==> flow/design.v <==
module divider(
    input logic [15:0]  dividend,
    output logic [15:0] quotient,
    output logic [15:0] remainder
);
    localparam logic[15:0] MAGIC = 16'h000047AF;
    logic [31:0]           temp;
    logic [31:0]           q;
    logic [15:0]           diff, t;
    assign temp = MAGIC * dividend[14:0];
    assign q = temp[31:16];
    assign diff = (dividend[14:0] - q) >> 1;
    assign t = diff + q;
    assign quotient = t >> 6;
    assign remainder[14:0] = dividend[14:0] - ((quotient << 6) + (quotient << 5) + (quotient << 2));
    assign remainder[15] = dividend[15];
endmodule
module input_circuit(
    input logic clk,
    input logic rst_n,
    input logic init_i,
    input logic stop_i,
    input logic [15:0] data_i,
    input logic valid_1,
    output logic ready_1,
    output logic [15:0] data_o,
    output logic valid_2,
    input  logic ready_2,
    output logic[15:0] total_num_turns_o
);
    logic[15:0] skid_buffer;
    logic       skid_buffer_empty;
    logic       r_init;
    logic       t1_done, t2_done;
    assign t1_done = ready_1 && valid_1;
    assign t2_done = ready_2 && valid_2;
    always_ff @(posedge clk) begin
        if(!rst_n) begin
            ready_1 <= 0;
        end
        else begin
            if(r_init)
              ready_1 <= !t1_done;
            else begin
                if(!stop_i) begin
                    if(skid_buffer_empty) begin
                        if((!valid_2) || t2_done)
                          ready_1 <= 1;
                        else ready_1 <= 0;
                    end else ready_1 <= 0;
                end
                else
                    ready_1 <= 0;
            end
        end
    end
    always_ff @(posedge clk) begin
        if(!rst_n) begin
            valid_2 <= 0;
        end
        else begin
            if(r_init)
              valid_2 <= 0;
            else begin
                if(t2_done) begin
                    if(skid_buffer_empty) begin
                        if(t1_done) begin
                            data_o <= data_i;
                            valid_2 <= 1;
                        end
                        else begin
                            valid_2 <= 0;
                        end
                    end
                    else begin
                        data_o <= skid_buffer;
                        valid_2 <= 1;
                    end
                end
                else if(!valid_2) begin
                    if(t1_done) begin
                        data_o <= data_i;
                        valid_2 <= 1;
                    end
                end
            end
        end
    end
    always_ff @(posedge clk) begin
        if(!rst_n) begin
            r_init <= 0;
            skid_buffer_empty <= 1;
        end
        else begin
            if(r_init) begin
                if(t1_done) begin
                    r_init <= 0;
                    total_num_turns_o <= data_i;
                end
            end
            else begin
                if(init_i)
                    r_init <= 1;
                if(t1_done && valid_2 && !t2_done) begin
                    skid_buffer <= data_i;
                    skid_buffer_empty <= 0;
                end
                else if(!t1_done && t2_done && !skid_buffer_empty) begin
                    skid_buffer_empty <= 1;
                end
            end
        end
    end
endmodule
module dial_solver(
        input logic [15:0] val,
        input logic        valid_i,
        input logic        clk,
        input logic        rst_n,
        input logic [15:0] full_turns,
        output logic       ready,
        output logic       valid,
        output logic [31:0] password
);
    logic signed[31:0] dial;
    logic signed[31:0] old_dial;
    logic [15:0] rval;
    typedef enum logic {
        LEFT = 0,
        RIGHT = 1
    } turn_t;
    typedef enum logic[2:0]{
        IDLE,
        READY,
        CHECK_TURN,
        R_END,
        L_END
    }state_t;
    logic turn;
    state_t state;
    assign turn = rval[15];
    always_ff @(posedge clk) begin
        if(!rst_n) begin
            ready <= 0;
            password <= 0;
            dial <= 50;
            state <= IDLE;
        end
        else begin
            unique case(state)
                IDLE: begin
                    ready <= 1;
                    state <= READY;
                end
                READY: begin
                    if(valid_i) begin
                      old_dial <= dial;
                      password <= password + full_turns;
                      rval <= val;
                      state <= CHECK_TURN;
                      ready <= 0;
                    end
                end
                CHECK_TURN: begin
                    if(turn == RIGHT) begin
                      dial <= dial + rval[14:0];
                      state <= R_END;
                    end
                    else begin
                      dial <= dial - rval[14:0];
                      state <= L_END;
                    end
                end
                R_END: begin
                    if(dial > 99) begin
                        dial <= dial - 100;
                        password <= password + 1;
                    end
                    state <= READY;
                    ready <= 1;
                end
                L_END: begin
                    if(dial < 0) begin
                      dial <= dial + 100;
                    end
                    if((dial < 0 || dial == 0) && old_dial != 0)
                        password <= password + 1;
                    state <= READY;
                    ready <= 1;
                end
            endcase
        end
    end
endmodule
module top(input logic [15:0]  data_i,
           input logic         valid_i,
           input logic         clk,
           input logic         rst_n,
           output logic        ready_o,
           output logic valid_o,
           output logic [31:0] password_o);
    logic [15:0] dividend;
    logic [15:0] quotient;
    logic [15:0] remainder;
    logic        init;
    logic        stop;
    logic [31:0] turns;
    logic        ready1;
    logic        valid2, ready2;
    logic        valid3;
    logic [15:0] cnt;
    logic [15:0] total_num_turns;
    typedef enum logic[2:0] {
        IDLE,
        CHECK_TOTAL_CNT,
        ACTIVE,
        WAIT1,
        WAIT2,
        DONE
    }state_t;
    state_t state;
    always_ff @(posedge clk) begin
        if(!rst_n) begin
            state <= IDLE;
            valid_o <= 0;
            init <= 1;
            stop <= 1;
            cnt <= 0;
        end
        else begin
            unique case(state)
                IDLE: begin
                    if(valid_i && ready_o) begin
                        init <= 0;
                        state <= CHECK_TOTAL_CNT;
                    end
                end
                CHECK_TOTAL_CNT: begin
                    if(cnt == total_num_turns) begin
                        state <= DONE;
                    end
                    else begin
                        state <= ACTIVE;
                        stop <= 0;
                        init <= 0;
                    end
                end
                ACTIVE:begin
                    if(ready_o && valid_i) begin
                        cnt <= cnt + 1;
                        if(cnt + 1 == total_num_turns) begin
                            state <= WAIT1;
                            stop <= 1;
                        end
                    end
                end
                WAIT1: begin
                    state <= WAIT2;
                end
                WAIT2: begin
                    if(ready2 && !valid2) begin
                        valid_o <= 1;
                        state <= DONE;
                    end
                end
                DONE:begin
                    valid_o <= 0;
                    stop <= 1;
                    init <= 1;
                    state <= IDLE;
                end
            endcase
        end
    end
    input_circuit ic (
        .clk (clk),
        .rst_n (rst_n),
        .data_i (data_i),
        .valid_1 (valid_i),
        .ready_1 (ready_o),
        .data_o (dividend),
        .valid_2 (valid2),
        .ready_2 (ready2),
        .total_num_turns_o (total_num_turns),
        .init_i (init),
        .stop_i (stop));
    divider d(.dividend (dividend),
              .quotient (quotient),
              .remainder (remainder));
    dial_solver ds(.val (remainder),
                  .valid_i (valid2),
                  .clk (clk),
                  .rst_n (rst_n),
                  .ready (ready2),
                  .valid (valid_3),
                  .password (password_o),
                  .full_turns (quotient));
endmodule
* Reports on top
The steps from the RTL of top to its reports follow in flow order. Line numbers count from 1 in the design file above. Library cell names are shortened. Not given: n/a
Set-up: design top top, clock port clk, library sky130hd, timing corner tt_025C_1v80

* Word-level counts
Yosys after proc, flatten, opt, wreduce and memory -nomap, before mapping. Memory bits, and registers merged into a memory's read port (data or address), are not among the register bits. Print and check cells are not counted. Equal cells are merged and count once.
Storage and ports: bits in registers 190, input bits 19, output and inout bits 34, cells after elaboration 143
Cells by class: add/sub/neg operators 12, $mul 1, order comparisons 2, equal/unequal tests 21, multiplexer cells 44, bitwise operators 2, reductions and logical operators 43
Operators by type and width (number):
- 15-bit by 15-bit multiplier with 30-bit output with constant A | 1
- 32-bit parallel mux with 3-bit select | 2
- 32-bit 2-to-1 mux | 6
- 16-bit 2-to-1 mux | 4
- 32-bit by 1-bit adder with 32-bit output with constant B | 1
- 32-bit by 1-bit less-than comparator with 1-bit output with constant B | 1
- 32-bit by 10-bit adder with 32-bit output | 1
- 32-bit by 15-bit adder with 32-bit output | 1
- 32-bit by 15-bit subtractor with 32-bit output | 1
- 32-bit by 8-bit adder with 32-bit output with constant B | 1
- 32-bit by 8-bit subtractor with 32-bit output with constant B | 1
- 32-bit by 8-bit > comparator with 1-bit output with constant B | 1
- 32-bit logical NOT | 1
- 32-bit nonzero test | 1
- 3-bit 2-to-1 mux | 7
- 1-bit 2-to-1 mux | 19
- 3-bit AND reduction | 6
- 3-bit parallel mux with 6-bit select | 1
- 15-bit by 16-bit subtractor with 17-bit output | 1
- 16-bit by 1-bit adder with 17-bit output with constant B | 1
- 17-bit by 16-bit equality test with 1-bit output | 1
- 16-bit by 14-bit adder with 16-bit output | 1
- 16-bit equality test | 1
- 15-bit by 12-bit adder with 15-bit output | 1
- 15-bit adder | 1
- 15-bit subtractor | 1
- 3-bit nonzero test | 5
- 3-bit by 2-bit equality test with 1-bit output with constant B | 4
Other operator kinds: 19; their cells: 52.

* Logic depth
Depth = most cells in a row (Yosys ltp): at word level without a register or memory, in the mapped netlist without a sequential cell, where the memories' decode and read muxes count.
Logic depth: depth in word-level cells 6, ABC_AREA 0, depth in mapped cells 53, mapped depth without buffers 52

* Netlist
The flow's flattened synthesis, as Yosys stat reports it; memories are mapped. The netlist is that of the ABC_AREA named above (0 if unset); the other value can give another one. The area totals of this step are shown rounded.
Synthesis totals: cell count 2014, cell area after synthesis 18200 µm², sequential part of the area 4860 µm², flip-flop cells 195, buffers 56
Cell types:
- edfxtp_1 | number 96, total area 2.88E+03 µm²
- ha_1 | number 220, total area 2752.64 µm²
- dfxtp_1 | number 99, total area 1.98E+03 µm²
- fa_1 | number 90, total area 1.8E+03 µm²
- xnor2_1 | number 90, total area 788.256 µm²
- xor2_1 | number 85, total area 744.464 µm²
- nor2_1 | number 196, total area 735.706 µm²
- inv_1 | number 188, total area 705.677 µm²
- a21oi_1 | number 139, total area 695.667 µm²
- nand2_1 | number 155, total area 581.808 µm²
- o21ai_0 | number 76, total area 380.365 µm²
- a21o_1 | number 33, total area 247.738 µm²
- nor3_1 | number 46, total area 230.221 µm²
- o21a_1 | number 30, total area 225.216 µm²
- nand3_1 | number 42, total area 210.202 µm²
- a31oi_1 | number 31, total area 193.936 µm²
- clkbuf_1 | number 48, total area 180.173 µm²
- and3_1 | number 24, total area 150.144 µm²
Other cell types: 78; their cells: 326. By module: a second synthesis without flattening, with its own total; a netlist apart from the flattened one above.
Second synthesis, totals: cell total of the unflattened synthesis 2197, area (unflattened synthesis) 19800 µm²
Rows give one instance, submodules left out.
Modules:
- dial_solver | instances 1, cells 1094, area 9150 µm², sequential area 2840 µm²
- divider | instances 1, cells 774, area 7020 µm², sequential area 0.0 µm²
- input_circuit | instances 1, cells 126, area 1970 µm², sequential area 1520 µm²
- top | instances 1, cells 203, area 1700 µm², sequential area 500 µm²

* Worst setup path after synthesis
OpenSTA on the mapped netlist: ideal clock, no wires. The path of least setup slack (recovery checks aside). Input and output delay are each 20% of the period. Register names are those of the netlist, which keeps one name where synthesis merged equal registers.
Path after synthesis: path kind reg2reg, start register ic.data_o[5], end register ds.rval[14], clock period 13.0 ns, setup time 0.268 ns, launch time at the first pin 0.000 ns, arrival time 12.233 ns, required time 12.732 ns, slack 0.499 ns, path delay 12.501 ns, stages 51, buffers on the path 1, period reached after synthesis 12.501 ns
"path delay" = arrival - input delay + setup time. "stages" counts driving pins, that of a launching flip-flop among them; a cell with two outputs on the path counts twice. "period reached after synthesis" is the clock period less the worst setup slack; recovery checks do not enter. This is arithmetic on one report: input and output delays are still those of the set period (20% each). The rows between start and end are the longest chain of elaborated cells between them; the timing report does not say that the signal goes this way. Where chains are equally long, one stands for them. Each line given opens the expression or statement behind the cell; cells for indexed reads and writes are added by Yosys, which also makes memories of some case tables. A register here has more assigning lines than the two given.
Between the ends, after synthesis: cell sequence edfxtp_1 > buf_1 > inv_1 > fa_1 > fa_1 > inv_1 > fa_1 > fa_1 > fa_1 > inv_1 > fa_1 > inv_1 > ha_1 > a2111oi_0 > a21bo_2 > a21o_1 > a311o_1 > xnor2_1 > [... 15 more ...] > xnor2_1 > fa_1 > inv_1 > fa_1 > inv_1 > ha_1 > o21a_1 > o21a_1 > o21ai_0 > nand2b_1 > and2_1 > o21a_1 > o21a_1 > o21ai_0 > nand2b_1 > a21oi_1 > xnor2_1 > xnor3_1, length of the longest elaborated chain 6, elaborated cells on any way between the ends 6, RTL lines with such cells 4, those cells by class 5 x add/sub; 1 x mul
RTL lines, path after synthesis:
- from (decl) | RTL line 26 | output logic [15:0] data_o,
- from (assign) | RTL line 68 | data_o <= data_i;
- from (assign) | RTL line 76 | data_o <= skid_buffer;
- 15-bit by 15-bit multiplier with 30-bit output | RTL line 10 | assign temp = MAGIC * dividend[14:0];
- 15-bit by 16-bit subtractor with 17-bit output | RTL line 12 | assign diff = (dividend[14:0] - q) >> 1;
- 16-bit by 14-bit adder with 16-bit output | RTL line 13 | assign t = diff + q;
- 15-bit adder | RTL line 15 | assign remainder[14:0] = dividend[14:0] - ((quotient << 6) + (quotient << 5) + (quotient << 2));
- 15-bit by 12-bit adder with 15-bit output | RTL line 15
- 15-bit subtractor | RTL line 15
- to (assign) | RTL line 159 | rval <= val;
- to (decl) | RTL line 127 | logic [15:0] rval;

* Timing after layout
Path of least setup slack in the final report of entry A (OpenROAD, finished layout, wires in). Where an end is a register, its clock arrival counts in the times.
Path post-layout: path kind reg2reg, start register ic.data_o[3], end register ds.rval[14], clock period 12.6 ns, setup time 0.25 ns, launch time at the first pin 0.45 ns, arrival time 12.29 ns, required time 12.79 ns, slack 0.50 ns, stages 52, buffers on the path 1
The rows between start and end are the longest chain of elaborated cells between them; the timing report does not say that the signal goes this way. Where chains are equally long, one stands for them. A register here has more assigning lines than the two given.
Between the ends, post-layout: cell sequence edfxtp_1 > inv_2 > fa_1 > fa_1 > inv_1 > fa_1 > fa_2 > fa_1 > inv_1 > fa_1 > inv_1 > ha_1 > buf_4 > nor2_1 > nand2_1 > and2_2 > a21o_1 > a311o_1 > [... 16 more ...] > xnor2_2 > fa_1 > inv_1 > fa_1 > inv_1 > ha_1 > o21a_1 > o21a_1 > o21ai_0 > nand2b_1 > and2_1 > o21a_1 > o21a_1 > o21ai_0 > nand2b_1 > a21oi_2 > xnor2_1 > xnor3_1, length of the longest elaborated chain 6, elaborated cells on any way between the ends 6, RTL lines with such cells 4, those cells by class 5 x add/sub; 1 x mul
RTL lines, path post-layout:
- from (decl) | RTL line 26 | output logic [15:0] data_o,
- from (assign) | RTL line 68 | data_o <= data_i;
- from (assign) | RTL line 76 | data_o <= skid_buffer;
- 15-bit by 15-bit multiplier with 30-bit output | RTL line 10 | assign temp = MAGIC * dividend[14:0];
- 15-bit by 16-bit subtractor with 17-bit output | RTL line 12 | assign diff = (dividend[14:0] - q) >> 1;
- 16-bit by 14-bit adder with 16-bit output | RTL line 13 | assign t = diff + q;
- 15-bit adder | RTL line 15 | assign remainder[14:0] = dividend[14:0] - ((quotient << 6) + (quotient << 5) + (quotient << 2));
- 15-bit by 12-bit adder with 15-bit output | RTL line 15
- 15-bit subtractor | RTL line 15
- to (assign) | RTL line 159 | rval <= val;
- to (decl) | RTL line 127 | logic [15:0] rval;

Wiki page: top / flow data

Record of 3 stored runs of the RTL-to-layout flow on top, platform sky130hd. The runs are unordered. Constraints: input delay and output delay 20% of the set period each, output load 0.01 pF.
"clock period achieved" means the clock period less the worst setup slack. The figure is calculated, with input and output delays left at 20% of the set period.
"worst path time" = time allowed to the worst setup path (clock period - input delay - output delay, where it has them) - its slack; a late launch clock adds to it, a late capture clock takes from it.
Measured values are rounded.

[entry A] flow files
==> flow/run.sh <==
#!/bin/bash
# the make line also repeats the synthesis and layout settings of config.mk as NAME=value (left out here)
make -C /OpenROAD-flow-scripts/flow DESIGN_CONFIG=/design/flow/config.mk WORK_HOME=/design/flow/orfs CLKGATE_MAP_FILE= finish
==> flow/config.mk <==
export PLATFORM = sky130hd
export DESIGN_NAME = top
export DESIGN_NICKNAME = top
export VERILOG_FILES = /design/flow/design.v
export SDC_FILE = /design/flow/constraint.sdc
export NUM_CORES = 4
export LEC_CHECK = 0
export CAP_MARGIN = 20
export CORE_MARGIN = 2
export CORE_UTILIZATION = 41
export PLACE_DENSITY = 0.6
export SLEW_MARGIN = 20
==> flow/constraint.sdc <==
create_clock -name core_clock -period 12.6 [get_ports {clk}]
set_input_delay 2.5200 -clock core_clock [delete_from_list [all_inputs] [get_ports {clk}]]
set_output_delay 2.5200 -clock core_clock [all_outputs]
set_load 0.01 [all_outputs]

[entry A] result: utilization 0.468; worst path time 12.10 ns; worst path kind reg2reg; lowest setup slack 0.499 ns; setup total negative slack 0.000 ns; chip area in the Yosys report 18200 µm²; standard-cell area after routing 20600 µm²; post-route worst hold slack 0.458 ns; clock period achieved 12.101 ns; die footprint 46000 µm²

[entry B] flow files
==> flow/run.sh <==
#!/bin/bash
# the make line also repeats the synthesis and layout settings of config.mk as NAME=value (left out here)
make -C /OpenROAD-flow-scripts/flow DESIGN_CONFIG=/design/flow/config.mk WORK_HOME=/design/flow/orfs CLKGATE_MAP_FILE= finish
==> flow/config.mk <==
export PLATFORM = sky130hd
export DESIGN_NAME = top
export DESIGN_NICKNAME = top
export VERILOG_FILES = /design/flow/design.v
export SDC_FILE = /design/flow/constraint.sdc
export NUM_CORES = 4
export LEC_CHECK = 0
export CAP_MARGIN = 15
export CELL_PAD_IN_SITES_GLOBAL_PLACEMENT = 3
export CORE_ASPECT_RATIO = 0.93
export CORE_MARGIN = 4
export CORE_UTILIZATION = 46
export CTS_CLUSTER_DIAMETER = 279
export CTS_CLUSTER_SIZE = 99
export GPL_ROUTABILITY_DRIVEN = 1
export GPL_TIMING_DRIVEN = 0
export MAX_ROUTING_LAYER = met4
export MIN_ROUTING_LAYER = met1
export SLEW_MARGIN = 20
==> flow/constraint.sdc <==
create_clock -name core_clock -period 13.0 [get_ports {clk}]
set_input_delay 2.6000 -clock core_clock [delete_from_list [all_inputs] [get_ports {clk}]]
set_output_delay 2.6000 -clock core_clock [all_outputs]
set_load 0.01 [all_outputs]

[entry B] result: utilization 0.529; worst path time 12.45 ns; worst path kind reg2reg; lowest setup slack 0.547 ns; setup total negative slack 0.000 ns; chip area in the Yosys report 18200 µm²; standard-cell area after routing 20400 µm²; post-route worst hold slack 0.451 ns; clock period achieved 12.453 ns; die footprint 42700 µm²

[entry C] flow files
==> flow/run.sh <==
#!/bin/bash
# the make line also repeats the synthesis and layout settings of config.mk as NAME=value (left out here)
make -C /OpenROAD-flow-scripts/flow DESIGN_CONFIG=/design/flow/config.mk WORK_HOME=/design/flow/orfs CLKGATE_MAP_FILE= finish
==> flow/config.mk <==
export PLATFORM = sky130hd
export DESIGN_NAME = top
export DESIGN_NICKNAME = top
export VERILOG_FILES = /design/flow/design.v
export SDC_FILE = /design/flow/constraint.sdc
export NUM_CORES = 4
export LEC_CHECK = 0
export CAP_MARGIN = 5
export CORE_MARGIN = 9
export CORE_UTILIZATION = 46
export CTS_CLUSTER_DIAMETER = 278
export CTS_CLUSTER_SIZE = 77
export MAX_ROUTING_LAYER = met4
export PLACE_DENSITY = 0.57
export SLEW_MARGIN = 30
export TNS_END_PERCENT = 55
==> flow/constraint.sdc <==
create_clock -name core_clock -period 16.1 [get_ports {clk}]
set_input_delay 3.2200 -clock core_clock [delete_from_list [all_inputs] [get_ports {clk}]]
set_output_delay 3.2200 -clock core_clock [all_outputs]
set_load 0.01 [all_outputs]

[entry C] result: utilization 0.51; worst path time 13.70 ns; worst path kind reg2reg; lowest setup slack 2.40 ns; setup total negative slack 0.000 ns; chip area in the Yosys report 18200 µm²; standard-cell area after routing 19800 µm²; post-route worst hold slack 0.459 ns; clock period achieved 13.702 ns; die footprint 46900 µm²
